==> flow/design.v <==
module counter_4_bit  
     (
         input  wire       clk          ,
         input  wire       rst          ,
         input  wire       enable       ,
		 output wire [3:0] count       
     );
reg [3:0] data ;
always @(posedge clk or negedge rst)
     begin
	     if(!rst)
	         begin			 
			     data <= 4'b0000 ; 	
			 end
	     else if (enable)
		     begin
                 data <= data + 4'b0001  ; 					     
	         end	
	 end
assign count =  data ;
endmodule
module ifft_add_sub  
     (
         input  wire  signed [15:0]  op_1       ,      
         input  wire  signed [15:0]  op_2       ,      
		 output wire  signed [15:0]  sum_out    ,      
		 output wire  signed [15:0]  sub_out           
     );
assign sum_out = op_1 + op_2 ;
assign sub_out = op_1 - op_2 ;
endmodule
module ifft_complex_multipier  
     (
         input  wire signed [15:0] op_1_real   ,
         input  wire signed [15:0] op_1_imag   ,
         input  wire signed [15:0] op_2_real   ,		 
         input  wire signed [15:0] op_2_imag   ,
         output wire signed [15:0] result_real ,
         output wire signed [15:0] result_imag 
     );
reg signed [31:0] op1r_x_op2r ;
reg signed [31:0] op1r_x_op2i ;
reg signed [31:0] op1i_x_op2r ;
reg signed [31:0] op1i_x_op2i ;
reg signed [31:0] o_r ;
reg signed [31:0] o_i ;
always @(*)
     begin	 
         op1r_x_op2r = op_1_real*op_2_real;  
         op1r_x_op2i = op_1_real*op_2_imag;  
         op1i_x_op2r = op_1_imag*op_2_real;  
         op1i_x_op2i = op_1_imag*op_2_imag; 
         o_r = op1r_x_op2r-op1i_x_op2i;  
         o_i = op1i_x_op2r+op1r_x_op2i;
	 end	 
assign result_real = o_r[25:10];
assign result_imag = o_i[25:10];
endmodule
module ifft_controller  
     (
         input  wire       clk               ,
         input  wire       rst               ,
         input  wire       enable            ,
		 input wire [3:0]  count             ,
         output reg        wr_enable_ram_3   ,
         output reg        wr_enable_ram_1_2 ,
         output reg        i_o_ctrl          ,       
		 output reg        ctrl              ,
         output reg        shift             ,
		 output reg        sel               ,       
		 output reg        count_en          ,       
		 output reg        done              ,    
		 output reg [3:0]  ram_1_rd_add      ,
         output reg [3:0]  ram_2_rd_add      ,
		 output reg [2:0]  ram_3_rd_add      ,
		 output reg [3:0]  ram_1_2_wr_add    ,
		 output reg [2:0]  ram_3_wr_add      ,
		 output reg [3:0]  rom_rd_add        
     );
localparam  [6:0] idle            = 7'b0000000,
                  phase_a         = 7'b0000001,
                  phase_b_1       = 7'b0000011,
                  phase_b_2       = 7'b0000010,
                  phase_b_3       = 7'b0000110,
                  phase_b_4       = 7'b0000111,
                  phase_b_5       = 7'b0000101,
                  phase_b_6       = 7'b0000100,
                  phase_b_7       = 7'b0001100,
                  phase_b_8       = 7'b0001101,
                  phase_b_9       = 7'b0001111,
                  phase_b_10      = 7'b0001110,
                  phase_b_11      = 7'b0001010,
                  phase_b_12      = 7'b0001011,
                  phase_b_13      = 7'b0001001,
                  phase_b_14      = 7'b0001000,
                  phase_b_15      = 7'b0011000,
                  phase_b_16      = 7'b0011001,
                  phase_c_1       = 7'b0011011,
                  phase_c_2       = 7'b0011010,
                  phase_c_3       = 7'b0011110,
                  phase_c_4       = 7'b0011111,
                  phase_c_5       = 7'b0011101,
                  phase_c_6       = 7'b0011100,
                  phase_c_7       = 7'b0010100,
                  phase_c_8       = 7'b0010101,
                  phase_c_9       = 7'b0010111,
                  phase_c_10      = 7'b0010110,
                  phase_c_11      = 7'b0010010,
                  phase_c_12      = 7'b0010011,
                  phase_c_13      = 7'b0010001,
                  phase_c_14      = 7'b0010000,
                  phase_c_15      = 7'b0110000,
                  phase_c_16      = 7'b0110001,
                  phase_d_1       = 7'b0110011,
                  phase_d_2       = 7'b0110010,
                  phase_d_3       = 7'b0110110,
                  phase_d_4       = 7'b0110111,
                  phase_d_5       = 7'b0110101,
                  phase_d_6       = 7'b0110100,
                  phase_d_7       = 7'b0111100,
                  phase_d_8       = 7'b0111101,
                  phase_d_9       = 7'b0111111,
                  phase_d_10      = 7'b0111110,
                  phase_d_11      = 7'b0111010,
                  phase_d_12      = 7'b0111011,
                  phase_d_13      = 7'b0111001,
                  phase_d_14      = 7'b0111000,
                  phase_d_15      = 7'b0101000,
                  phase_d_16      = 7'b0101001,
                  phase_e_1       = 7'b0101011,
                  phase_e_2       = 7'b0101010,
                  phase_e_3       = 7'b0101110,
                  phase_e_4       = 7'b0101111,
                  phase_e_5       = 7'b0101101,
                  phase_e_6       = 7'b0101100,
                  phase_e_7       = 7'b0100100,
                  phase_e_8       = 7'b0100101,
                  phase_e_9       = 7'b0100111,
                  phase_e_10      = 7'b0100110,
                  phase_e_11      = 7'b0100010,
                  phase_e_12      = 7'b0100011,
                  phase_e_13      = 7'b0100001,
                  phase_e_14      = 7'b0100000,
                  phase_e_15      = 7'b1100000,
                  phase_e_16      = 7'b1100001;	
reg         [6:0] current_state , next_state ;
always @(posedge clk or negedge rst)
     begin
	     if(!rst)
	         begin			 
			     current_state <= idle ; 	
			 end	    
	     else 
		     begin
			     current_state <= next_state ; 	
			 end 			 
	 end	 
always @(*)
     begin
         wr_enable_ram_3   = 1'b0 ;
         wr_enable_ram_1_2 = 1'b0 ;
         i_o_ctrl          = 1'b0 ;           
		 ctrl              = 1'b0 ;           
         shift             = 1'b0 ;
         count_en          = 1'b0 ;
		 sel               = 1'b0 ;           
		 done              = 1'b0 ;           
		 ram_1_rd_add      = 4'b0000 ;
         ram_2_rd_add      = 4'b0000 ;
		 ram_3_rd_add      = 3'b000  ;
		 ram_1_2_wr_add    = 4'b0000 ;
		 ram_3_wr_add      = 3'b000  ;
		 rom_rd_add        = 4'b0000  ;
	     case(current_state)
		     idle : 
			         begin
					     wr_enable_ram_3   = 1'b0 ;
					     wr_enable_ram_1_2 = 1'b0 ;
					     i_o_ctrl          = 1'b0 ;   
					     ctrl              = 1'b0 ;   
					     shift             = 1'b0 ;
					     count_en          = 1'b0 ;
					     sel               = 1'b0 ;   
					     done              = 1'b0 ;   
					     ram_1_rd_add      = 4'b0000 ;
					     ram_2_rd_add      = 4'b0000 ;
					     ram_3_rd_add      = 3'b000  ;
					     ram_1_2_wr_add    = 4'b0000 ;
					     ram_3_wr_add      = 3'b000  ;
						 rom_rd_add        = 4'b0000  ;
					 end
		     phase_a : 
			         begin
					     wr_enable_ram_1_2 = 1'b1 ;
					     i_o_ctrl          = 1'b1 ;   
					     shift             = 1'b1 ;
					     count_en          = 1'b1 ;
					     sel               = 1'b1 ;    
					 end					 
             phase_b_1 : 
			         begin
                         wr_enable_ram_3   = 1'b1 ;
                         wr_enable_ram_1_2 = 1'b1 ;  
                         ram_1_rd_add      = 4'b0000 ;
                         ram_2_rd_add      = 4'b1000 ;
                         ram_1_2_wr_add    = 4'b0000 ;
                         ram_3_wr_add      = 3'b000  ;
					 end
             phase_b_2 : 
			         begin
                         wr_enable_ram_3   = 1'b1 ;
                         wr_enable_ram_1_2 = 1'b1 ;  
                         ram_1_rd_add      = 4'b0001 ;
                         ram_2_rd_add      = 4'b1001 ;
                         ram_1_2_wr_add    = 4'b0001 ;
                         ram_3_wr_add      = 3'b001  ;
					 end
             phase_b_3 : 
			         begin
					     wr_enable_ram_3   = 1'b1 ;
						 wr_enable_ram_1_2 = 1'b1 ;  
						 ram_1_rd_add      = 4'b0010 ;
						 ram_2_rd_add      = 4'b1010 ;
						 ram_1_2_wr_add    = 4'b0010 ;
						 ram_3_wr_add      = 3'b010  ;
					 end
             phase_b_4 : 
			         begin
					     wr_enable_ram_3   = 1'b1 ;
						 wr_enable_ram_1_2 = 1'b1 ;  
						 ram_1_rd_add      = 4'b0011 ;
						 ram_2_rd_add      = 4'b1011 ;
						 ram_1_2_wr_add    = 4'b0011 ;
						 ram_3_wr_add      = 3'b011  ;
					 end
             phase_b_5 : 
			         begin
					     wr_enable_ram_3   = 1'b1 ;
						 wr_enable_ram_1_2 = 1'b1 ;  
						 ram_1_rd_add      = 4'b0100 ;
						 ram_2_rd_add      = 4'b1100 ;
						 ram_1_2_wr_add    = 4'b1000 ;
						 ram_3_wr_add      = 3'b100  ;
					 end
             phase_b_6 : 
			         begin
					     wr_enable_ram_3   = 1'b1 ;
						 wr_enable_ram_1_2 = 1'b1 ;  
						 ram_1_rd_add      = 4'b0101 ;
						 ram_2_rd_add      = 4'b1101 ;
						 ram_1_2_wr_add    = 4'b1001 ;
						 ram_3_wr_add      = 3'b101  ;					    
					 end
             phase_b_7 : 
			         begin						    
					     wr_enable_ram_3   = 1'b1 ;
						 wr_enable_ram_1_2 = 1'b1 ;  
						 ram_1_rd_add      = 4'b0110 ;
						 ram_2_rd_add      = 4'b1110 ;
						 ram_1_2_wr_add    = 4'b1010 ;
						 ram_3_wr_add      = 3'b110  ;					  		 
					 end
             phase_b_8 : 
			         begin
					     wr_enable_ram_3   = 1'b1 ;
						 wr_enable_ram_1_2 = 1'b1 ;  
						 ram_1_rd_add      = 4'b0111 ;
						 ram_2_rd_add      = 4'b1111 ;
						 ram_1_2_wr_add    = 4'b1011 ;
						 ram_3_wr_add      = 3'b111  ;	
					 end
             phase_b_9 : 
			         begin
						 wr_enable_ram_1_2 = 1'b1 ;
						 ctrl              = 1'b1 ;    
						 ram_3_rd_add      = 3'b000  ;
						 ram_1_2_wr_add    = 4'b0100 ;
						 rom_rd_add        = 4'b0000  ;
					 end
             phase_b_10 : 
			         begin
						 wr_enable_ram_1_2 = 1'b1 ;
						 ctrl              = 1'b1 ;    
						 ram_3_rd_add      = 3'b001  ;
						 ram_1_2_wr_add    = 4'b0101 ;
						 rom_rd_add        = 3'b001  ;
					 end
             phase_b_11 : 
			         begin
						 wr_enable_ram_1_2 = 1'b1 ;
						 ctrl              = 1'b1 ;    
						 ram_3_rd_add      = 3'b010  ;
						 ram_1_2_wr_add    = 4'b0110 ;
						 rom_rd_add        = 4'b0010  ;
					 end
             phase_b_12 : 
			         begin
						 wr_enable_ram_1_2 = 1'b1 ;
						 ctrl              = 1'b1 ;    
						 ram_3_rd_add      = 3'b011  ;
						 ram_1_2_wr_add    = 4'b0111 ;
						 rom_rd_add        = 4'b0011  ;
					 end
             phase_b_13 : 
			         begin
						 wr_enable_ram_1_2 = 1'b1 ;
						 ctrl              = 1'b1 ;    
						 ram_3_rd_add      = 3'b100  ;
						 ram_1_2_wr_add    = 4'b1100 ;
						 rom_rd_add        = 4'b0100  ;
					 end
             phase_b_14 : 
			         begin
						 wr_enable_ram_1_2 = 1'b1 ;
						 ctrl              = 1'b1 ;    
						 ram_3_rd_add      = 3'b101  ;
						 ram_1_2_wr_add    = 4'b1101 ;
						 rom_rd_add        = 4'b0101  ;				    
					 end
             phase_b_15 : 
			         begin
						 wr_enable_ram_1_2 = 1'b1 ;
						 ctrl              = 1'b1 ;    
						 ram_3_rd_add      = 3'b110  ;
						 ram_1_2_wr_add    = 4'b1110 ;
						 rom_rd_add        = 4'b0110  ;	
					 end
             phase_b_16 : 
			         begin
						 wr_enable_ram_1_2 = 1'b1 ;
						 ctrl              = 1'b1 ;    
						 ram_3_rd_add      = 3'b111  ;
						 ram_1_2_wr_add    = 4'b1111 ;
						 rom_rd_add        = 4'b0111  ;	
					 end
             phase_c_1 : 
			         begin
                         wr_enable_ram_3   = 1'b1 ;
                         wr_enable_ram_1_2 = 1'b1 ;  
                         ram_1_rd_add      = 4'b0000 ;
                         ram_2_rd_add      = 4'b1000 ;
                         ram_1_2_wr_add    = 4'b0000 ;
                         ram_3_wr_add      = 3'b000  ;					     
					 end
             phase_c_2 : 
			         begin
                         wr_enable_ram_3   = 1'b1 ;
                         wr_enable_ram_1_2 = 1'b1 ;  
                         ram_1_rd_add      = 4'b0001 ;
                         ram_2_rd_add      = 4'b1001 ;
                         ram_1_2_wr_add    = 4'b0001 ;
                         ram_3_wr_add      = 3'b001  ;						    
					 end
             phase_c_3 : 
			         begin
                         wr_enable_ram_3   = 1'b1 ;
                         wr_enable_ram_1_2 = 1'b1 ;  
                         ram_1_rd_add      = 4'b0010 ;
                         ram_2_rd_add      = 4'b1010 ;
                         ram_1_2_wr_add    = 4'b1000 ;
                         ram_3_wr_add      = 3'b010  ;						    
					 end
             phase_c_4 : 
			         begin
                         wr_enable_ram_3   = 1'b1 ;
                         wr_enable_ram_1_2 = 1'b1 ;  
                         ram_1_rd_add      = 4'b0011 ;
                         ram_2_rd_add      = 4'b1011 ;
                         ram_1_2_wr_add    = 4'b1001 ;
                         ram_3_wr_add      = 3'b011  ;
					 end
             phase_c_5 :                                           
			         begin
						 wr_enable_ram_1_2 = 1'b1 ;
						 ctrl              = 1'b1 ;    
						 ram_3_rd_add      = 3'b000  ;
						 ram_1_2_wr_add    = 4'b0010 ;
						 rom_rd_add        = 4'b1000  ;						    
					 end
             phase_c_6 : 
			         begin
						 wr_enable_ram_1_2 = 1'b1 ;
						 ctrl              = 1'b1 ;    
						 ram_3_rd_add      = 3'b001  ;
						 ram_1_2_wr_add    = 4'b0011 ;
						 rom_rd_add        = 4'b1001  ;						    
					 end
             phase_c_7 : 
			         begin
						 wr_enable_ram_1_2 = 1'b1 ;
						 ctrl              = 1'b1 ;    
						 ram_3_rd_add      = 3'b010  ;
						 ram_1_2_wr_add    = 4'b1010 ;
						 rom_rd_add        = 4'b1010  ;						    
					 end
             phase_c_8 : 
			         begin
						 wr_enable_ram_1_2 = 1'b1 ;
						 ctrl              = 1'b1 ;    
						 ram_3_rd_add      = 3'b011  ;
						 ram_1_2_wr_add    = 4'b1011 ;
						 rom_rd_add        = 4'b1011  ;						    
					 end
             phase_c_9 :                                   
			         begin
                         wr_enable_ram_3   = 1'b1 ;
                         wr_enable_ram_1_2 = 1'b1 ;  
                         ram_1_rd_add      = 4'b0100 ;
                         ram_2_rd_add      = 4'b1100 ;
                         ram_1_2_wr_add    = 4'b0100 ;
                         ram_3_wr_add      = 3'b000  ;					    
					 end
             phase_c_10 : 
			         begin
                         wr_enable_ram_3   = 1'b1 ;
                         wr_enable_ram_1_2 = 1'b1 ;  
                         ram_1_rd_add      = 4'b0101 ;
                         ram_2_rd_add      = 4'b1101 ;
                         ram_1_2_wr_add    = 4'b0101 ;
                         ram_3_wr_add      = 3'b001  ;						    
					 end
             phase_c_11 : 
			         begin
                         wr_enable_ram_3   = 1'b1 ;
                         wr_enable_ram_1_2 = 1'b1 ;  
                         ram_1_rd_add      = 4'b0110 ;
                         ram_2_rd_add      = 4'b1110 ;
                         ram_1_2_wr_add    = 4'b1100 ;
                         ram_3_wr_add      = 3'b010  ;						    
					 end
             phase_c_12 : 
			         begin
                         wr_enable_ram_3   = 1'b1 ;
                         wr_enable_ram_1_2 = 1'b1 ;  
                         ram_1_rd_add      = 4'b0111 ;
                         ram_2_rd_add      = 4'b1111 ;
                         ram_1_2_wr_add    = 4'b1101 ;
                         ram_3_wr_add      = 3'b011  ;						    
					 end
             phase_c_13 : 
			         begin
						 wr_enable_ram_1_2 = 1'b1 ;
						 ctrl              = 1'b1 ;    
						 ram_3_rd_add      = 3'b000  ;
						 ram_1_2_wr_add    = 4'b0110 ;
						 rom_rd_add        = 4'b1000  ;							    
					 end
             phase_c_14 : 
			         begin
						 wr_enable_ram_1_2 = 1'b1 ;
						 ctrl              = 1'b1 ;    
						 ram_3_rd_add      = 3'b001  ;
						 ram_1_2_wr_add    = 4'b0111 ;
						 rom_rd_add        = 4'b1001  ;						    
					 end
             phase_c_15 : 
			         begin
						 wr_enable_ram_1_2 = 1'b1 ;
						 ctrl              = 1'b1 ;    
						 ram_3_rd_add      = 3'b010  ;
						 ram_1_2_wr_add    = 4'b1110 ;
						 rom_rd_add        = 4'b1010  ;						    
					 end
             phase_c_16 : 
			         begin
						 wr_enable_ram_1_2 = 1'b1 ;
						 ctrl              = 1'b1 ;    
						 ram_3_rd_add      = 3'b011  ;
						 ram_1_2_wr_add    = 4'b1111 ;
						 rom_rd_add        = 4'b1011  ;						    
					 end
             phase_d_1 :                                        
			         begin
                         wr_enable_ram_3   = 1'b1 ;
                         wr_enable_ram_1_2 = 1'b1 ;  
                         ram_1_rd_add      = 4'b0000 ;
                         ram_2_rd_add      = 4'b1000 ;
                         ram_1_2_wr_add    = 4'b0000 ;
                         ram_3_wr_add      = 3'b000  ;
					 end
             phase_d_2 : 
			         begin
                         wr_enable_ram_3   = 1'b1 ;
                         wr_enable_ram_1_2 = 1'b1 ;  
                         ram_1_rd_add      = 4'b0001 ;
                         ram_2_rd_add      = 4'b1001 ;
                         ram_1_2_wr_add    = 4'b1000 ;
                         ram_3_wr_add      = 3'b001  ;					    
					 end
             phase_d_3 : 
			         begin
						 wr_enable_ram_1_2 = 1'b1 ;
						 ctrl              = 1'b1 ;    
						 ram_3_rd_add      = 3'b000  ;
						 ram_1_2_wr_add    = 4'b0001;
						 rom_rd_add        = 4'b1100  ;						    
					 end
             phase_d_4 : 
			         begin
						 wr_enable_ram_1_2 = 1'b1 ;
						 ctrl              = 1'b1 ;    
						 ram_3_rd_add      = 3'b001  ;
						 ram_1_2_wr_add    = 4'b1001 ;
						 rom_rd_add        = 4'b1101  ;						    
					 end
             phase_d_5 :                                          
			         begin
					     wr_enable_ram_3   = 1'b1 ;
						 wr_enable_ram_1_2 = 1'b1 ;  
						 ram_1_rd_add      = 4'b0010 ;
						 ram_2_rd_add      = 4'b1010 ;
						 ram_1_2_wr_add    = 4'b0010 ;
						 ram_3_wr_add      = 3'b000  ;	 
					 end
             phase_d_6 : 
			         begin
					     wr_enable_ram_3   = 1'b1 ;
						 wr_enable_ram_1_2 = 1'b1 ;  
						 ram_1_rd_add      = 4'b0011 ;
						 ram_2_rd_add      = 4'b1011 ;
						 ram_1_2_wr_add    = 4'b1010 ;
						 ram_3_wr_add      = 3'b001  ;						    					  		 
					 end
             phase_d_7 : 
			         begin
						 wr_enable_ram_1_2 = 1'b1 ;
						 ctrl              = 1'b1 ;    
						 ram_3_rd_add      = 3'b000 ;
						 ram_1_2_wr_add    = 4'b0011 ;
						 rom_rd_add        = 4'b1100  ;						    
					 end
             phase_d_8 : 
			         begin
						 wr_enable_ram_1_2 = 1'b1 ;
						 ctrl              = 1'b1 ;    
						 ram_3_rd_add      = 3'b001 ;
						 ram_1_2_wr_add    = 4'b1011 ;
						 rom_rd_add        = 4'b1101  ;						    					  		 
					 end
             phase_d_9 :                                              
			         begin
					     wr_enable_ram_3   = 1'b1 ;
						 wr_enable_ram_1_2 = 1'b1 ;  
						 ram_1_rd_add      = 4'b0100 ;
						 ram_2_rd_add      = 4'b1100 ;
						 ram_1_2_wr_add    = 4'b0100 ;
						 ram_3_wr_add      = 3'b000  ;						    
					 end
             phase_d_10 : 
			         begin
					     wr_enable_ram_3   = 1'b1 ;
						 wr_enable_ram_1_2 = 1'b1 ;  
						 ram_1_rd_add      = 4'b0101 ;
						 ram_2_rd_add      = 4'b1101 ;
						 ram_1_2_wr_add    = 4'b1100 ;
						 ram_3_wr_add      = 3'b001  ;					    
					 end
             phase_d_11 : 
			         begin
						 wr_enable_ram_1_2 = 1'b1 ;
						 ctrl              = 1'b1 ;    
						 ram_3_rd_add      = 3'b000 ;
						 ram_1_2_wr_add    = 4'b0101 ;
						 rom_rd_add        = 4'b1100  ;						    
					 end
             phase_d_12 : 
			         begin
						 wr_enable_ram_1_2 = 1'b1 ;
						 ctrl              = 1'b1 ;    
						 ram_3_rd_add      = 3'b001 ;
						 ram_1_2_wr_add    = 4'b1101 ;
						 rom_rd_add        = 4'b1101  ;	
					 end
             phase_d_13 :                                          
			         begin
					     wr_enable_ram_3   = 1'b1 ;
						 wr_enable_ram_1_2 = 1'b1 ;  
						 ram_1_rd_add      = 4'b0110 ;
						 ram_2_rd_add      = 4'b1110 ;
						 ram_1_2_wr_add    = 4'b0110 ;
						 ram_3_wr_add      = 3'b000  ;						    					  		 
					 end
             phase_d_14 : 
			         begin
					     wr_enable_ram_3   = 1'b1 ;
						 wr_enable_ram_1_2 = 1'b1 ;  
						 ram_1_rd_add      = 4'b0111 ;
						 ram_2_rd_add      = 4'b1111 ;
						 ram_1_2_wr_add    = 4'b1110 ;
						 ram_3_wr_add      = 3'b001  ;						    					  		 
					 end
             phase_d_15 : 
			         begin
						 wr_enable_ram_1_2 = 1'b1 ;
						 ctrl              = 1'b1 ;    
						 ram_3_rd_add      = 3'b000 ;
						 ram_1_2_wr_add    = 4'b0111 ;
						 rom_rd_add        = 4'b1100  ;						    
					 end
             phase_d_16 : 
			         begin
						 wr_enable_ram_1_2 = 1'b1 ;
						 ctrl              = 1'b1 ;    
						 ram_3_rd_add      = 3'b001 ;
						 ram_1_2_wr_add    = 4'b1111 ;
						 rom_rd_add        = 4'b1101  ;						    					  		 
					 end
             phase_e_1 :                                                     
			         begin
					     wr_enable_ram_3   = 1'b1 ;
						 ram_1_rd_add      = 4'b0000 ;
						 ram_2_rd_add      = 4'b1000 ;
						 ram_3_wr_add      = 3'b000  ;
						 done              = 1'b1 ;						 
					 end
             phase_e_2 : 
			         begin
						 ctrl              = 1'b1 ;    
						 ram_3_rd_add      = 3'b000 ;
						 rom_rd_add        = 4'b1110  ;	
						 done              = 1'b1 ;						 
					 end
             phase_e_3 : 
			         begin
					     wr_enable_ram_3   = 1'b1 ;
						 ram_1_rd_add      = 4'b0001 ;
						 ram_2_rd_add      = 4'b1001 ;
						 ram_3_wr_add      = 3'b000  ;	
						 done              = 1'b1 ;						 
					 end
             phase_e_4 : 
			         begin
						 ctrl              = 1'b1 ;    
						 ram_3_rd_add      = 3'b000 ;
						 rom_rd_add        = 4'b1110  ;	
						 done              = 1'b1 ;						 
					 end
             phase_e_5 : 
			         begin
					     wr_enable_ram_3   = 1'b1 ;
						 ram_1_rd_add      = 4'b0010 ;
						 ram_2_rd_add      = 4'b1010 ;
						 ram_3_wr_add      = 3'b000  ;	
						 done              = 1'b1 ;						 
					 end
             phase_e_6 : 
			         begin
						 ctrl              = 1'b1 ;    
						 ram_3_rd_add      = 3'b000 ;
						 rom_rd_add        = 4'b1110  ;	
						 done              = 1'b1 ;						 
					 end
             phase_e_7 : 
			         begin
					     wr_enable_ram_3   = 1'b1 ;
						 ram_1_rd_add      = 4'b0011 ;
						 ram_2_rd_add      = 4'b1011;
						 ram_3_wr_add      = 3'b000  ;	
						 done              = 1'b1 ;						 
					 end
             phase_e_8 : 
			         begin
						 ctrl              = 1'b1 ;    
						 ram_3_rd_add      = 3'b000 ;
						 rom_rd_add        = 4'b1110  ;	
						 done              = 1'b1 ;						 
					 end
             phase_e_9 : 
			         begin
					     wr_enable_ram_3   = 1'b1 ;
						 ram_1_rd_add      = 4'b0100 ;
						 ram_2_rd_add      = 4'b1100 ;
						 ram_3_wr_add      = 3'b000  ;	
						 done              = 1'b1 ;						 
					 end
             phase_e_10 : 
			         begin
						 ctrl              = 1'b1 ;    
						 ram_3_rd_add      = 3'b000 ;
						 rom_rd_add        = 4'b1110  ;	
						 done              = 1'b1 ;						 
					 end
             phase_e_11 : 
			         begin
					     wr_enable_ram_3   = 1'b1 ;
						 ram_1_rd_add      = 4'b0101 ;
						 ram_2_rd_add      = 4'b1101 ;
						 ram_3_wr_add      = 3'b000  ;	
						 done              = 1'b1 ;						 
					 end
             phase_e_12 : 
			         begin
						 ctrl              = 1'b1 ;    
						 ram_3_rd_add      = 3'b000 ;
						 rom_rd_add        = 4'b1110  ;	
						 done              = 1'b1 ;						 
					 end
             phase_e_13 : 
			         begin
					     wr_enable_ram_3   = 1'b1 ;
						 ram_1_rd_add      = 4'b0110 ;
						 ram_2_rd_add      = 4'b1110 ;
						 ram_3_wr_add      = 3'b000  ;	
						 done              = 1'b1 ;						 
					 end
             phase_e_14 : 
			         begin
						 ctrl              = 1'b1 ;    
						 ram_3_rd_add      = 3'b000 ;
						 rom_rd_add        = 4'b1110  ;	
						 done              = 1'b1 ;						 
					 end
             phase_e_15 : 
			         begin
					     wr_enable_ram_3   = 1'b1 ;
						 ram_1_rd_add      = 4'b0111 ;
						 ram_2_rd_add      = 4'b1111 ;
						 ram_3_wr_add      = 3'b000  ;	
						 done              = 1'b1 ;			
						 done              = 1'b1 ;						 
					 end
             phase_e_16 : 
			         begin
						 ctrl              = 1'b1 ;    
						 ram_3_rd_add      = 3'b000 ;
						 rom_rd_add        = 4'b1110  ;
						 done              = 1'b1 ;						 
					 end				 
             default :
			 	     begin
					     wr_enable_ram_3   = 1'b0 ;
					     wr_enable_ram_1_2 = 1'b0 ;
					     i_o_ctrl          = 1'b0 ;   
					     ctrl              = 1'b0 ;   
					     shift             = 1'b0 ;
					     count_en          = 1'b0 ;
					     sel               = 1'b0 ;   
					     done              = 1'b0 ;   
					     ram_1_rd_add      = 4'b0000 ;
					     ram_2_rd_add      = 4'b0000 ;
					     ram_3_rd_add      = 3'b000  ;
					     ram_1_2_wr_add    = 4'b0000 ;
					     ram_3_wr_add      = 3'b000  ;
					     rom_rd_add        = 3'b000  ;
					 end						 
		 endcase
     end		 
always @(*)
     begin
	     case(current_state)
		     idle : 
			         begin
					     if (enable==1'b1)
					         begin
					 	  	     next_state = phase_a ;			 							 
					         end
					     else 
						     begin
							     next_state = idle ;							 							 
							 end					 
					 end
		     phase_a : 
			         begin
					     if (count == 4'b1111)
					         begin
					 	  	     next_state = phase_b_1 ;			 	  					 
					         end
					     else 
						     begin
							     next_state = phase_a ;							 							 
							 end					 
					 end					 
             phase_b_1 : 
			         begin
					 	 next_state = phase_b_2 ;			 							 
					 end
             phase_b_2 : 
			         begin
					 	 next_state = phase_b_3 ;			 							 
					 end
             phase_b_3 : 
			         begin
					 	 next_state = phase_b_4 ;			 							 
					 end
             phase_b_4 : 
			         begin
					 	 next_state = phase_b_5 ;			 							 
					 end
             phase_b_5 : 
			         begin
					 	 next_state = phase_b_6 ;			 							 
					 end
             phase_b_6 : 
			         begin
					 	 next_state = phase_b_7 ;			 							 
					 end
             phase_b_7 : 
			         begin
					 	 next_state = phase_b_8 ;			 							 
					 end
             phase_b_8 : 
			         begin
					 	 next_state = phase_b_9 ;			 							 
					 end
             phase_b_9 : 
			         begin
					 	 next_state = phase_b_10 ;			 							 
					 end
             phase_b_10 : 
			         begin
					 	 next_state = phase_b_11 ;			 							 
					 end
             phase_b_11 : 
			         begin
					 	 next_state = phase_b_12 ;			 							 
					 end
             phase_b_12 : 
			         begin
					 	 next_state = phase_b_13 ;			 							 
					 end
             phase_b_13 : 
			         begin
					 	 next_state = phase_b_14 ;			 							 
					 end
             phase_b_14 : 
			         begin
					 	 next_state = phase_b_15 ;			 							 
					 end
             phase_b_15 : 
			         begin
					 	 next_state = phase_b_16 ;			 							 
					 end
             phase_b_16 : 
			         begin
					 	 next_state = phase_c_1 ;		                 							 
					 end
             phase_c_1 : 
			         begin
					 	 next_state = phase_c_2 ;			 							 
					 end
             phase_c_2 : 
			         begin
					 	 next_state = phase_c_3 ;			 							 
					 end
             phase_c_3 : 
			         begin
					 	 next_state = phase_c_4 ;			 							 
					 end
             phase_c_4 : 
			         begin
					 	 next_state = phase_c_5 ;			 							 
					 end
             phase_c_5 : 
			         begin
					 	 next_state = phase_c_6 ;			 							 
					 end
             phase_c_6 : 
			         begin
					 	 next_state = phase_c_7 ;			 							 
					 end
             phase_c_7 : 
			         begin
					 	 next_state = phase_c_8 ;			 							 
					 end
             phase_c_8 : 
			         begin
					 	 next_state = phase_c_9 ;			 							 
					 end
             phase_c_9 : 
			         begin
					 	 next_state = phase_c_10 ;			 							 
					 end
             phase_c_10 : 
			         begin
					 	 next_state = phase_c_11 ;			 							 
					 end
             phase_c_11 : 
			         begin
					 	 next_state = phase_c_12 ;			 							 
					 end
             phase_c_12 : 
			         begin
					 	 next_state = phase_c_13 ;			 							 
					 end
             phase_c_13 : 
			         begin
					 	 next_state = phase_c_14 ;			 							 
					 end
             phase_c_14 : 
			         begin
					 	 next_state = phase_c_15 ;			 							 
					 end
             phase_c_15 : 
			         begin
					 	 next_state = phase_c_16 ;			 							 
					 end
             phase_c_16 : 
			         begin
					 	 next_state = phase_d_1 ;			 							 
					 end
             phase_d_1 : 
			         begin
					 	 next_state = phase_d_2 ;			 							 
					 end
             phase_d_2 : 
			         begin
					 	 next_state = phase_d_3 ;			 							 
					 end
             phase_d_3 : 
			         begin
					 	 next_state = phase_d_4 ;			 							 
					 end
             phase_d_4 : 
			         begin
					 	 next_state = phase_d_5 ;			 							 
					 end
             phase_d_5 : 
			         begin
					 	 next_state = phase_d_6 ;			 							 
					 end
             phase_d_6 : 
			         begin
					 	 next_state = phase_d_7 ;			 							 
					 end
             phase_d_7 : 
			         begin
					 	 next_state = phase_d_8 ;			 							 
					 end
             phase_d_8 : 
			         begin
					 	 next_state = phase_d_9 ;			 							 
					 end
             phase_d_9 : 
			         begin
					 	 next_state = phase_d_10 ;			 							 
					 end
             phase_d_10 : 
			         begin
					 	 next_state = phase_d_11 ;			 							 
					 end
             phase_d_11 : 
			         begin
					 	 next_state = phase_d_12 ;			 							 
					 end
             phase_d_12 : 
			         begin
					 	 next_state = phase_d_13 ;			 							 
					 end
             phase_d_13 : 
			         begin
					 	 next_state = phase_d_14 ;			 							 
					 end
             phase_d_14 : 
			         begin
					 	 next_state = phase_d_15 ;			 							 
					 end
             phase_d_15 : 
			         begin
					 	 next_state = phase_d_16 ;			 							 
					 end
             phase_d_16 : 
			         begin
					 	 next_state = phase_e_1 ;			 							 
					 end
             phase_e_1 : 
			         begin
					 	 next_state = phase_e_2 ;			 							 
					 end
             phase_e_2 : 
			         begin
					 	 next_state = phase_e_3 ;			 							 
					 end
             phase_e_3 : 
			         begin
					 	 next_state = phase_e_4 ;			 							 
					 end
             phase_e_4 : 
			         begin
					 	 next_state = phase_e_5 ;			 							 
					 end
             phase_e_5 : 
			         begin
					 	 next_state = phase_e_6 ;			 							 
					 end
             phase_e_6 : 
			         begin
					 	 next_state = phase_e_7 ;			 							 
					 end
             phase_e_7 : 
			         begin
					 	 next_state = phase_e_8 ;			 							 
					 end
             phase_e_8 : 
			         begin
					 	 next_state = phase_e_9 ;			 							 
					 end
             phase_e_9 : 
			         begin
					 	 next_state = phase_e_10 ;			 							 
					 end
             phase_e_10 : 
			         begin
					 	 next_state = phase_e_11 ;			 							 
					 end
             phase_e_11 : 
			         begin
					 	 next_state = phase_e_12 ;			 							 
					 end
             phase_e_12 : 
			         begin
					 	 next_state = phase_e_13 ;			 							 
					 end
             phase_e_13 : 
			         begin
					 	 next_state = phase_e_14 ;			 							 
					 end
             phase_e_14 : 
			         begin
					 	 next_state = phase_e_15 ;			 							 
					 end
             phase_e_15 : 
			         begin
					 	 next_state = phase_e_16 ;			 							 
					 end
             phase_e_16 : 
			         begin
					 	 next_state = idle ;			 							 
					 end					 
             default :
			 	     begin
				         next_state = idle ;			 							 
					 end						 
		 endcase
	 end			 
endmodule
module ifft_mux  
     (
         input  wire [15:0] in_0,
         input  wire [15:0] in_1,
         input  wire        sel ,
         output reg  [15:0] out 
     );
always @(*)
     begin
	     case(sel)
			 2'b0:  
			     begin
				     out = in_0;
				 end
			 2'b1:  
			     begin
				     out = in_1;
				 end
         endcase		 
	 end	 
endmodule
module ifft_mux_add  
     (
         input  wire [3:0] in_0,
         input  wire [3:0] in_1,
         input  wire        sel ,
         output reg  [3:0] out 
     );
always @(*)
     begin
	     case(sel)
			 2'b0:  
			     begin
				     out = in_0;
				 end
			 2'b1:  
			     begin
				     out = in_1;
				 end
         endcase		 
	 end	 
endmodule
module ifft_p2s  
     (
	     input   wire           clk      ,
	     input   wire           rst      ,
	     input   wire           wr_en    ,
	     input   wire           shift    ,
		 input   wire  [3:0]    count    ,   
         input   wire  [15:0]   in_0     ,
         input   wire  [15:0]   in_1     ,
         input   wire  [15:0]   in_2     ,
         input   wire  [15:0]   in_3     ,
         input   wire  [15:0]   in_4     ,
         input   wire  [15:0]   in_5     ,
         input   wire  [15:0]   in_6     ,
         input   wire  [15:0]   in_7     ,
         input   wire  [15:0]   in_8     ,
         input   wire  [15:0]   in_9     ,
         input   wire  [15:0]   in_10    ,
         input   wire  [15:0]   in_11    ,
		 output  wire  [15:0]   data_out     
     );
reg    [15:0] r_0     ;
reg    [15:0] r_1     ;
reg    [15:0] r_2     ;
reg    [15:0] r_3     ;
reg    [15:0] r_4     ;
reg    [15:0] r_5     ;
reg    [15:0] r_6     ;
reg    [15:0] r_7     ;
reg    [15:0] r_8     ;
reg    [15:0] r_9     ;
reg    [15:0] r_10    ;
reg    [15:0] r_11    ;
always @(posedge clk or negedge rst )
     begin
	     if(!rst)
		     begin
			     r_0   <= 16'h0000;
				 r_1   <= 16'h0000;
				 r_2   <= 16'h0000;
				 r_3   <= 16'h0000;
				 r_4   <= 16'h0000;
				 r_5   <= 16'h0000;
				 r_6   <= 16'h0000;
				 r_7   <= 16'h0000;
				 r_8   <= 16'h0000;
				 r_9   <= 16'h0000;
				 r_10  <= 16'h0000;
				 r_11  <= 16'h0000;
			 end
         else if(shift)
		     begin         
			     r_0   <= r_1      ;
			     r_1   <= r_2      ;
			     r_2   <= r_3      ;
			     r_3   <= r_4      ;
			     r_4   <= r_5      ;
			     r_5   <= r_6      ;
			     r_6   <= r_7      ;
			     r_7   <= r_8      ;
			     r_8   <= r_9      ;
			     r_9   <= r_10     ;
			     r_10  <= r_11     ;
			     r_11  <= 16'h0000 ;
             end			 
	     else if(wr_en) 
		     begin
 			     r_0   <= in_0 ;
			     r_1   <= in_1 ;
			     r_2   <= in_2 ;
			     r_3   <= in_3 ;
			     r_4   <= in_4 ;
			     r_5   <= in_5 ;
			     r_6   <= in_6 ;
			     r_7   <= in_7 ;
			     r_8   <= in_8 ;
			     r_9   <= in_9 ;
			     r_10  <= in_10;
			     r_11  <= in_11;	
			 end	
	 end	 
assign data_out = r_0 ;
endmodule
module ifft_ram  
    #( 
	     parameter DATA_WIDTH = 16, 
	     parameter ADDR_WIDTH = 4, 
	     parameter DEPTH      = 16
     )
     (
         input   wire                        clk                       ,
         input   wire                        rst                       ,
         input   wire                        wr_en                     ,
         input   wire  [ADDR_WIDTH-1:0]      rd_add                    ,
         input   wire  [ADDR_WIDTH-1:0]      wr_add                    ,
		   input   wire  [DATA_WIDTH-1:0]      data_in                   ,
		   output  wire   [DATA_WIDTH-1:0]      data_out                  
     );
reg   [DATA_WIDTH-1:0] mem [2**ADDR_WIDTH-1:0];
always @(posedge clk )
     begin
         if(wr_en) 
		     begin
 			     mem[wr_add] <= data_in ;
			 end				 
	 end	 
			assign	  data_out  = mem [rd_add] ;
endmodule
module ifft_tf_rom  
     (
         input  wire  [3 :0]   rd_add    ,
		 output reg   [15:0]   data_out_imag ,
		 output reg   [15:0]   data_out_real
     );
always @(*)
     begin
	     case(rd_add)
             4'b0000: data_out_imag=16'b0000000000000000;     
             4'b0001: data_out_imag=16'b0000000110000111;     
             4'b0010: data_out_imag=16'b0000001011010100;     
             4'b0011: data_out_imag=16'b0000001110110010;     
             4'b0100: data_out_imag=16'b0000010000000000;     
             4'b0101: data_out_imag=16'b0000001110110010;     
             4'b0110: data_out_imag=16'b0000001011010100;     
             4'b0111: data_out_imag=16'b0000000110000111;     
             4'b1000: data_out_imag=16'b0000000000000000;     
             4'b1001: data_out_imag=16'b0000001011010100;     
             4'b1010: data_out_imag=16'b0000010000000000;     
             4'b1011: data_out_imag=16'b0000001011010100;     
             4'b1100: data_out_imag=16'b0000000000000000;     
             4'b1101: data_out_imag=16'b0000010000000000;     
             4'b1110: data_out_imag=16'b0000000000000000;     
			 default: data_out_imag=16'b0000000000000000;     
         endcase    
	 end
always @(*)
     begin
	     case(rd_add)
             4'b0000: data_out_real=16'b0000010000000000;     
             4'b0001: data_out_real=16'b0000001110110010;     
             4'b0010: data_out_real=16'b0000001011010100;     
             4'b0011: data_out_real=16'b0000000110000111;     
             4'b0100: data_out_real=16'b0000000000000000;     
             4'b0101: data_out_real=16'b1111111001111000;     
             4'b0110: data_out_real=16'b1111110100101011;     
             4'b0111: data_out_real=16'b1111110001001101;     
             4'b1000: data_out_real=16'b0000010000000000;     
             4'b1001: data_out_real=16'b0000001011010100;     
             4'b1010: data_out_real=16'b0000000000000000;     
             4'b1011: data_out_real=16'b1111110100101011;     
             4'b1100: data_out_real=16'b0000010000000000;     
             4'b1101: data_out_real=16'b0000000000000000;     
             4'b1110: data_out_real=16'b0000010000000000;     
			 default: data_out_real=16'b0000000000000000;     
         endcase    
	 end
endmodule
module ifft_top 
     (
         input   wire           clk           ,                 
         input   wire           rst           ,                 
		 input   wire           ifft_enable   ,                 
		 input   wire  [15:0]   in_0_real     ,                 
         input   wire  [15:0]   in_1_real     ,                 
         input   wire  [15:0]   in_2_real     ,                 
         input   wire  [15:0]   in_3_real     ,                 
         input   wire  [15:0]   in_4_real     ,                 
         input   wire  [15:0]   in_5_real     ,                 
         input   wire  [15:0]   in_6_real     ,                 
         input   wire  [15:0]   in_7_real     ,                 
         input   wire  [15:0]   in_8_real     ,                 
         input   wire  [15:0]   in_9_real     ,                 
         input   wire  [15:0]   in_10_real    ,                 
         input   wire  [15:0]   in_11_real    ,                 
		 input   wire  [15:0]   in_0_imag     ,                 
         input   wire  [15:0]   in_1_imag     ,                 
         input   wire  [15:0]   in_2_imag     ,                 
         input   wire  [15:0]   in_3_imag     ,                 
         input   wire  [15:0]   in_4_imag     ,                 
         input   wire  [15:0]   in_5_imag     ,                 
         input   wire  [15:0]   in_6_imag     ,                 
         input   wire  [15:0]   in_7_imag     ,                 
         input   wire  [15:0]   in_8_imag     ,                 
         input   wire  [15:0]   in_9_imag     ,                 
         input   wire  [15:0]   in_10_imag    ,                 
         input   wire  [15:0]   in_11_imag    ,                 
		 output  wire  [15:0]   ifft_out_real ,                 
		 output  wire  [15:0]   ifft_out_imag ,                 
		 output  wire           finish                          
     );
wire [15:0] w_1 ;                                           
wire [15:0] w_2 ;                                           
wire [15:0] w_3 ;                                           
wire [15:0] w_4 ;                                           
wire [15:0] w_5 ;                                           
wire [15:0] w_6 ;                                           
wire [15:0] w_7 ;                                           
wire [15:0] w_8 ;                                           
wire [15:0] w_9 ;                                           
wire [15:0] w_10 ;                                          
wire [15:0] w_11;                                           
wire [15:0] w_12 ;                                          
wire [15:0] w_13;                                           
wire [15:0] w_14 ;                                          
wire [15:0] w_15;                                           
wire [15:0] w_16 ;                                          
wire [15:0] w_17;                                           
wire [15:0] w_18 ;                                          
wire [15:0] w_19;                                           
wire [15:0] w_20 ;                                          
wire [3:0]  wr_add_ram_1_2;                                 
wire [3:0]  wr_add_ctrl ;                                   
wire [3:0]  count ;                                         
wire [3:0]  ram_1_rd_add ;                                  
wire [3:0]  ram_2_rd_add ;                                  
wire [3:0]  rom_rd_add   ;                                  
wire [2:0]  ram_3_rd_add ;                                  
wire [2:0]  ram_3_wr_add ;                                  
wire        shift ;                                         
wire        sel ;                                           
wire        ctrl ;                                          
wire        count_en ;                                      
wire        wr_enable_ram_3  ;                              
wire        wr_enable_ram_1_2;                              
wire        i_o_ctrl ;                                      
ifft_controller  control_unit
     (
         .clk               (clk) ,
         .rst               (rst) ,
         .enable            (ifft_enable) ,
		 .count             (count) ,
         .wr_enable_ram_3   (wr_enable_ram_3) ,
         .wr_enable_ram_1_2 (wr_enable_ram_1_2) ,
         .i_o_ctrl          (i_o_ctrl) ,       
		 .ctrl              (ctrl) ,
         .shift             (shift) ,
		 .sel               (sel) ,            
		 .count_en          (count_en) ,       
		 .done              (finish) ,      
		 .ram_1_rd_add      (ram_1_rd_add) ,
         .ram_2_rd_add      (ram_2_rd_add) ,
		 .ram_3_rd_add      (ram_3_rd_add) ,
		 .ram_1_2_wr_add    (wr_add_ctrl) ,
		 .ram_3_wr_add      (ram_3_wr_add) ,
		 .rom_rd_add        (rom_rd_add) 
     );
ifft_add_sub   butterfly_real 
     (
         .op_1    (w_9)   ,      
         .op_2    (w_11)  ,      
		 .sum_out (w_17)  ,      
		 .sub_out (w_18)         
     );
ifft_add_sub   butterfly_imag 
     (
         .op_1    (w_10)  ,      
         .op_2    (w_12)  ,      
		 .sum_out (w_19)  ,      
		 .sub_out (w_20)         
     );
ifft_complex_multipier  complex_multipier
     (
         .op_1_real   (w_13),
         .op_1_imag   (w_14),
         .op_2_real   (w_7),		 
         .op_2_imag   (w_8),
         .result_real (w_15),
         .result_imag (w_16)
     );
ifft_tf_rom  rom_tf
     (
         .rd_add        (rom_rd_add),
		 .data_out_imag (w_8),
		 .data_out_real (w_7)
     );
ifft_ram   
    #( 
	     .DATA_WIDTH(16) , 
	     .ADDR_WIDTH(4 ) , 
	     .DEPTH     (16) 
     )
	 ram_1_real
     (
         .clk       (clk)   ,
         .rst       (rst)   ,
         .wr_en     (wr_enable_ram_1_2)   ,
         .rd_add    (ram_1_rd_add)   ,
         .wr_add    (wr_add_ram_1_2)   ,
		 .data_in   (w_3)   ,
		 .data_out  (w_9)   
     );
ifft_ram   
    #( 
	     .DATA_WIDTH(16) , 
	     .ADDR_WIDTH(4 ) , 
	     .DEPTH     (16) 
     )
	 ram_1_imag
     (
         .clk       (clk)   ,
         .rst       (rst)   ,
         .wr_en     (wr_enable_ram_1_2)   ,
         .rd_add    (ram_1_rd_add)   ,
         .wr_add    (wr_add_ram_1_2)   ,
		 .data_in   (w_4)   ,
		 .data_out  (w_10)   
     );
ifft_ram   
    #( 
	     .DATA_WIDTH(16) , 
	     .ADDR_WIDTH(4 ) , 
	     .DEPTH     (16) 
     )
	 ram_2_real
     (
         .clk       (clk)   ,
         .rst       (rst)   ,
         .wr_en     (wr_enable_ram_1_2)   ,
         .rd_add    (ram_2_rd_add)   ,
         .wr_add    (wr_add_ram_1_2)   ,
		 .data_in   (w_3)   ,
		 .data_out  (w_11)   
     );
ifft_ram   
    #( 
	     .DATA_WIDTH(16) , 
	     .ADDR_WIDTH(4 ) , 
	     .DEPTH     (16) 
     )
	 ram_2_imag
     (
         .clk       (clk)   ,
         .rst       (rst)   ,
         .wr_en     (wr_enable_ram_1_2)   ,
         .rd_add    (ram_2_rd_add)   ,
         .wr_add    (wr_add_ram_1_2)   ,
		 .data_in   (w_4)   ,
		 .data_out  (w_12)   
     );
ifft_ram   
    #( 
	     .DATA_WIDTH(16) , 
	     .ADDR_WIDTH(3 ) , 
	     .DEPTH     (16) 
     )
	 ram_3_real
     (
         .clk       (clk)   ,
         .rst       (rst)   ,
         .wr_en     (wr_enable_ram_3)   ,
         .rd_add    (ram_3_rd_add)   ,
         .wr_add    (ram_3_wr_add)   ,
		 .data_in   (w_18)   ,
		 .data_out  (w_13)   
     );
ifft_ram   
    #( 
	     .DATA_WIDTH(16) , 
	     .ADDR_WIDTH(3 ) , 
	     .DEPTH     (16) 
     )
	 ram_3_imag
     (
         .clk       (clk)   ,
         .rst       (rst)   ,
         .wr_en     (wr_enable_ram_3)   ,
         .rd_add    (ram_3_rd_add)   ,
         .wr_add    (ram_3_wr_add)   ,
		 .data_in   (w_20)   ,
		 .data_out  (w_14)   
     );
ifft_p2s  p2s_real
     (
	     .clk      (clk),
	     .rst      (rst),
	     .wr_en    (ifft_enable),
	     .shift    (shift),
		 .count    (count),   
         .in_0     (in_0_real ),
         .in_1     (in_1_real ),
         .in_2     (in_2_real ),
         .in_3     (in_3_real ),
         .in_4     (in_4_real ),
         .in_5     (in_5_real ),
         .in_6     (in_6_real ),
         .in_7     (in_7_real ),
         .in_8     (in_8_real ),
         .in_9     (in_9_real ),
         .in_10    (in_10_real),
         .in_11    (in_11_real),
		 .data_out (w_1)    
     );
ifft_p2s  p2s_imag
     (
	     .clk      (clk),
	     .rst      (rst),
	     .wr_en    (ifft_enable),
	     .shift    (shift),
		 .count    (count),   
         .in_0     (in_0_imag ),
         .in_1     (in_1_imag ),
         .in_2     (in_2_imag ),
         .in_3     (in_3_imag ),
         .in_4     (in_4_imag ),
         .in_5     (in_5_imag ),
         .in_6     (in_6_imag ),
         .in_7     (in_7_imag ),
         .in_8     (in_8_imag ),
         .in_9     (in_9_imag ),
         .in_10    (in_10_imag),
         .in_11    (in_11_imag),
		 .data_out (w_2)    
     );
counter_4_bit  counter_phase_a
     (
         .clk      (clk)         ,
         .rst      (rst)         ,
         .enable   (count_en)    ,
		 .count    (count)   
     );
ifft_mux_add   wr_address_mux_ram_1
     (
         .in_0 (wr_add_ctrl) ,
         .in_1 (count) ,
         .sel  (sel) ,
         .out  (wr_add_ram_1_2)
     );
ifft_mux  input_mux_real
     (
         .in_0 (w_5),
         .in_1 (w_1),
         .sel  (i_o_ctrl),
         .out  (w_3)
     );
ifft_mux  input_mux_imag
     (
         .in_0 (w_6),
         .in_1 (w_2),
         .sel  (i_o_ctrl),
         .out  (w_4)
     );	 
ifft_mux  ctrl_mux_real
     (
         .in_0 (w_17),
         .in_1 (w_15),
         .sel  (ctrl),
         .out  (w_5)
     );
ifft_mux  ctrl_mux_imag
     (
         .in_0 (w_19),
         .in_1 (w_16),
         .sel  (ctrl),
         .out  (w_6)
     );	 
assign ifft_out_real = w_3 ;                                           
assign ifft_out_imag = w_4 ;                                           
endmodule
======== Tool chain data of ifft_top ========
Tool output for the design above, in the order of the flow.
Lines are those of the file above, counted from 1.
Cell names lack the library's common part.
Not given: n/a
set-up
  top module .............................. ifft_top
  clock input ............................. clk
  standard-cell library ................... sky130hd
  library corner .......................... tt_025C_1v80

======== Word-level counts ========
Source: Yosys, flattened and elaborated, memories not mapped. Widths are those after wreduce. Registers that Yosys merges into a memory's read port (data or address) are not register bits. Print and check cells do not count.
Yosys's memory passes give these memory sizes; they may raise the number of words (mostly to a power of two), join words into wider ones and drop unused or constant bits.
operators by class
  $mul .................................... 4
  bitwise operators ....................... 3
  mux-type cells .......................... 64
  add/subtract/negate cells ............... 7
  reduce/logical cells .................... 2
  eq/ne operators ......................... 65
operators with widths
  cell                                                              number
  16-bit by 16-bit multiplier with 26-bit output                    4
  16-bit 2-to-1 mux                                                 52
  7-bit parallel mux with 65-bit select                             1
  7-bit by 6-bit == test with 1-bit output (second input constant)  32
  16-bit parallel mux with 2-bit select                             4
  7-bit by 5-bit == test with 1-bit output (second input constant)  16
  7-bit by 4-bit == test with 1-bit output (second input constant)  8
  16-bit adder                                                      2
  16-bit subtractor                                                 2
  7-bit by 3-bit == test with 1-bit output (second input constant)  4
  26-bit adder                                                      1
  26-bit subtractor                                                 1
  7-bit by 2-bit == test with 1-bit output (second input constant)  2
  4-bit parallel mux with 2-bit select                              1
  7-bit by 1-bit == test with 1-bit output (second input constant)  1
  7-bit == test (second input constant)                             1
  7-bit zero test                                                   1
  4-bit by 1-bit adder with 4-bit output (second input constant)    1
  4-bit == test (second input constant)                             1
  4-bit 2-to-1 mux                                                  1
  1-bit inverter                                                    3
  3-bit 2-to-1 mux                                                  1
  1-bit 2-to-1 mux                                                  3
  2-bit nonzero test                                                1
  2-bit 2-to-1 mux                                                  1
word-level totals
  flip-flop bits (word level) ............. 395
  output and inout port bits .............. 33
  input port bits ......................... 387
  RAM bits ................................ 1,280
  memories kept ........................... 9
  bits in read-only memories .............. 4,128
  cells after elaboration ................. 180
memories
  memory            depth  bits a word  read ports  wr ports  RTL line  text
  (name not given)  128    29           1           0         174       case(current_state)
  (name not given)  16     16           1           0         1215      case(rd_add)
  ram_1_imag.mem    16     16           1           1         1176      reg   [DATA_WIDTH-1:0] mem [2**ADDR_WIDTH-1:0];
  ram_1_real.mem    16     16           1           1         1176
  ram_2_imag.mem    16     16           1           1         1176
  ram_2_real.mem    16     16           1           1         1176
Memories not listed: 3.

======== Depth ========
Longest topological path by Yosys (ltp), each cell counted once; first at word level (registers and memories cut), then after technology mapping (sequential cells cut; the memories' decode and read muxes count).
logic depth
  depth after elaboration ................. 5
  ABC_AREA ................................ 0
  mapped depth ............................ 48
  depth with buffers taken out ............ 41

======== Synthesis result ========
The flow's flattened synthesis, as Yosys stat reports it; memories are mapped. The netlist is that of the ABC_AREA named above (0 if unset); the other value can give another one.
cell types
  type      number  total area (um^2)
  edfxtp_1  768     2.31E+04
  fa_1      764     1.53E+04
  dfrtp_1   395     9,884.48
  mux2i_1   503     5.03E+03
  ha_1      390     4,879.68
  nand2_1   1,167   4.38E+03
  inv_1     1,041   3.91E+03
  o21ai_0   479     2.4E+03
  nor2_1    528     1.98E+03
  nand3_1   360     1.8E+03
  clkbuf_1  335     1.26E+03
  xnor2_1   132     1.16E+03
  a21oi_1   127     635.61
  or2_2     93      581.808
  mux2_2    39      439.171
  xor2_1    40      350.336
  a21o_1    43      322.81
  nand2b_1  51      319.056
Not listed: further types 63, cells in them 422.
mapped netlist
  mapped cells ............................ 7,677
  flip-flop cells ......................... 1,163
  sequential part of the area ............. 32,946.6 um^2
  mapped area ............................. 80,702.4 um^2
  buffer cells ............................ 404
By module: a second synthesis without flattening, with its own total; a netlist apart from the flattened one above.
unflattened totals
  cell total of the unflattened synthesis .. 8,164
  area total of the unflattened synthesis .. 106,332.0 um^2
Each row is one instance without its submodules.
modules
  module                  area (um^2)  seq. area (um^2)  instances  cells
  ifft_ram                9,721.8      7,687.4           4          416
  ifft_complex_multipier  33,216.9     0.0               1          3,639
  ifft_p2s                8,838.5      4,804.6           2          815
  ifft_ram                4,973.5      3,843.7           2          198
  ifft_add_sub            1,562.7      0.0               2          219
  ifft_controller         1,724.2      175.2             1          239
  ifft_mux                249.0        0.0               4          18
  ifft_tf_rom             553.0        0.0               1          71
  counter_4_bit           160.2        100.1             1          11
  ifft_mux_add            45.0         0.0               1          4
  ifft_top                0.0          0.0               1          0

======== Path before layout ========
Path of least setup slack by OpenSTA after synthesis, without wires, with an ideal clock, recovery checks aside; 20% of the period is set as input and as output delay. Where synthesis merged equal registers, the netlist keeps one of their names.
timing post-synthesis
  path type ............................... reg-to-output
  from .................................... register control_unit.current_state[1]
  to ...................................... output port ifft_out_real[14]
  path slack .............................. -0.083 ns
  output delay ............................ 2.720 ns
  clock period ............................ 13.6 ns
  buffers on the path ..................... 9
  driving pins on the path ................ 45
  data arrival time ....................... 10.963 ns
  path delay .............................. 10.963 ns
  data required time ...................... 10.880 ns
  launch time at the first pin ............ 0.000 ns
  synthesis period reached ................ 13.683 ns
"path delay" = arrival - input delay + setup time.
A path that ends at an output port has no setup time.
"driving pins on the path": output pins that drive a net of the path, with the launching flip-flop's if there is one; two outputs of one cell count as two.
"synthesis period reached" = period - worst setup slack (recovery checks aside). The figure is calculated, with input and output delays left at 20% of the set period.
Between the ends stands the longest chain of elaborated cells between them, by number of cells; it is not shown to be the way that was timed. Of several equally long chains one is given.
A line is the first line of the expression or statement that the cell stems from. Yosys adds cells for indexed reads and writes and turns some case tables into memories.
The chain passes a memory read, where the word-level depth is cut; so it can be longer than that depth.
between the ends, post-synthesis
  cell sequence ........................... dfrtp_1 -> clkbuf_1 -> inv_1 -> ha_1 -> clkbuf_1 -> nand2b_1 -> a311oi_1 -> a211oi_4 -> buf_2 -> buf_4 -> buf_4 -> buf_2 -> clkbuf_1 -> ha_1 -> clkbuf_1 -> nand2_1 -> o22a_1 -> nor2_1 -> [9 not listed] -> fa_1 -> fa_1 -> fa_1 -> fa_1 -> inv_1 -> fa_1 -> inv_1 -> ha_1 -> nand3_1 -> nor2_1 -> a21oi_1 -> nand2_1 -> o21bai_2 -> a221oi_2 -> o21ai_1 -> xor2_1 -> mux2i_1 -> a21oi_1
  cells in the longest elaborated chain ... 6
  elaborated cells between the ends (all ways) .. 15
  RTL lines with such cells ............... 9
  classes of those cells .................. add/sub: 2; mul: 2; mux: 2; logic: 2; memory: 7
ends and longest elaborated chain, post-synthesis
  what                                            RTL line  text
  start, declared                                 146       reg         [6:0] current_state , next_state ;
  start, assigned                                 151       current_state <= idle ;
  start, assigned                                 155       current_state <= next_state ;
  memory 128 x 29 bit                             174       case(current_state)
  memory 8 x 16 bit                               1176      reg   [DATA_WIDTH-1:0] mem [2**ADDR_WIDTH-1:0];
  16-bit by 16-bit multiplier with 26-bit output  49        op1r_x_op2r = op_1_real*op_2_real;
  26-bit subtractor                               53        o_r = op1r_x_op2r-op1i_x_op2i;
  16-bit parallel mux with 2-bit select x2        1045      case(sel)
  end, declared                                   1264      output wire [15:0] ifft_out_real ,

======== Timing after layout ========
From the final timing report of flow run A: the path of least setup slack in the routed layout; clock arrival at registers is part of the times.
timing post-layout
  path type ............................... reg-to-output
  from .................................... register control_unit.current_state[1]
  to ...................................... output port ifft_out_imag[15]
  launch time at the first pin ............ 0.73 ns
  driving pins on the path ................ 41
  data arrival time ....................... 10.72 ns
  path slack .............................. 0.08 ns
  buffers on the path ..................... 5
  data required time ...................... 10.80 ns
  clock period ............................ 13.5 ns
  output delay ............................ 2.70 ns
Between the ends stands the longest chain of elaborated cells between them, by number of cells; it is not shown to be the way that was timed. Of several equally long chains one is given.
The chain passes a memory read, where the word-level depth is cut; so it can be longer than that depth.
between the ends, post-layout
  cell sequence ........................... dfrtp_1 -> inv_2 -> buf_4 -> ha_4 -> or2_2 -> a21o_1 -> a31oi_4 -> and2_4 -> inv_1 -> ha_2 -> nor4_4 -> a21o_1 -> buf_4 -> nand2_1 -> fa_1 -> inv_1 -> fa_1 -> inv_1 -> [5 not listed] -> fa_1 -> fa_1 -> ha_4 -> a21o_1 -> a21oi_1 -> o21ai_0 -> a211oi_4 -> o31ai_2 -> a31oi_1 -> buf_4 -> o21ai_4 -> o22ai_2 -> o21bai_1 -> xnor2_1 -> nand2_1 -> o211ai_1 -> buf_4 -> buf_6
  cells in the longest elaborated chain ... 6
  elaborated cells between the ends (all ways) .. 15
  RTL lines with such cells ............... 9
  classes of those cells .................. add/sub: 2; mul: 2; mux: 2; logic: 2; memory: 7
ends and longest elaborated chain, post-layout
  what                                            RTL line  text
  start, declared                                 146       reg         [6:0] current_state , next_state ;
  start, assigned                                 151       current_state <= idle ;
  start, assigned                                 155       current_state <= next_state ;
  memory 128 x 29 bit                             174       case(current_state)
  memory 8 x 16 bit                               1176      reg   [DATA_WIDTH-1:0] mem [2**ADDR_WIDTH-1:0];
  16-bit by 16-bit multiplier with 26-bit output  51        op1i_x_op2r = op_1_imag*op_2_real;
  26-bit adder                                    54        o_i = op1i_x_op2r+op1r_x_op2i;
  16-bit parallel mux with 2-bit select x2        1045      case(sel)
  end, declared                                   1265      output wire [15:0] ifft_out_imag ,

Memo
Re: implementation data of ifft_top

Below are 2 stored runs of the flow (Yosys, OpenROAD; platform sky130hd) on ifft_top, each with its settings and what was measured, unordered. Constraints: input delay and output delay 20% of the set period each, output load 0.01 pF.

======== flow run A ========
==> flow/run.sh <==
#!/bin/bash
# the make line also repeats the synthesis and layout settings of config.mk as NAME=value (left out here)
make -C /OpenROAD-flow-scripts/flow DESIGN_CONFIG=/design/flow/config.mk WORK_HOME=/design/flow/orfs CLKGATE_MAP_FILE= finish
==> flow/config.mk <==
export PLATFORM = sky130hd
export DESIGN_NAME = ifft_top
export DESIGN_NICKNAME = ifft_top
export VERILOG_FILES = /design/flow/design.v
export SDC_FILE = /design/flow/constraint.sdc
export NUM_CORES = 4
export LEC_CHECK = 0
export CAP_MARGIN = 20
export CORE_MARGIN = 2
export CORE_UTILIZATION = 33
export SLEW_MARGIN = 20
==> flow/constraint.sdc <==
create_clock -name core_clock -period 13.5 [get_ports {clk}]
set_input_delay 2.7000 -clock core_clock [delete_from_list [all_inputs] [get_ports {clk}]]
set_output_delay 2.7000 -clock core_clock [all_outputs]
set_load 0.01 [all_outputs]

-------- measured, flow run A --------
  area of the synthesized netlist ......... 80,702.4 um^2
  die outline area ........................ 248,522.0 um^2
  standard-cell area after layout ......... 97,418.4 um^2
  final utilization ....................... 40.1 %
  smallest setup slack .................... 0.082 ns
  worst hold slack in the final report .... 0.444 ns

======== flow run B ========
==> flow/run.sh <==
#!/bin/bash
# the make line also repeats the synthesis and layout settings of config.mk as NAME=value (left out here)
make -C /OpenROAD-flow-scripts/flow DESIGN_CONFIG=/design/flow/config.mk WORK_HOME=/design/flow/orfs CLKGATE_MAP_FILE= finish
==> flow/config.mk <==
export PLATFORM = sky130hd
export DESIGN_NAME = ifft_top
export DESIGN_NICKNAME = ifft_top
export VERILOG_FILES = /design/flow/design.v
export SDC_FILE = /design/flow/constraint.sdc
export NUM_CORES = 4
export LEC_CHECK = 0
export CAP_MARGIN = 10
export CELL_PAD_IN_SITES_DETAIL_PLACEMENT = 0
export CORE_ASPECT_RATIO = 1.02
export CORE_MARGIN = 3
export CORE_UTILIZATION = 63
export CTS_CLUSTER_DIAMETER = 146
export CTS_CLUSTER_SIZE = 47
export GPL_TIMING_DRIVEN = 0
export MAX_ROUTING_LAYER = met5
export PLACE_DENSITY = 0.88
export SLEW_MARGIN = 20
export TNS_END_PERCENT = 25
==> flow/constraint.sdc <==
create_clock -name core_clock -period 10.7 [get_ports {clk}]
set_input_delay 2.1400 -clock core_clock [delete_from_list [all_inputs] [get_ports {clk}]]
set_output_delay 2.1400 -clock core_clock [all_outputs]
set_load 0.01 [all_outputs]

-------- measured, flow run B --------
  area of the synthesized netlist ......... 80,702.4 um^2
  die outline area ........................ 132,429.0 um^2
  standard-cell area after layout ......... 95,059.9 um^2
  final utilization ....................... 75.4 %
  smallest setup slack .................... -2.940 ns
  worst hold slack in the final report .... 0.462 ns
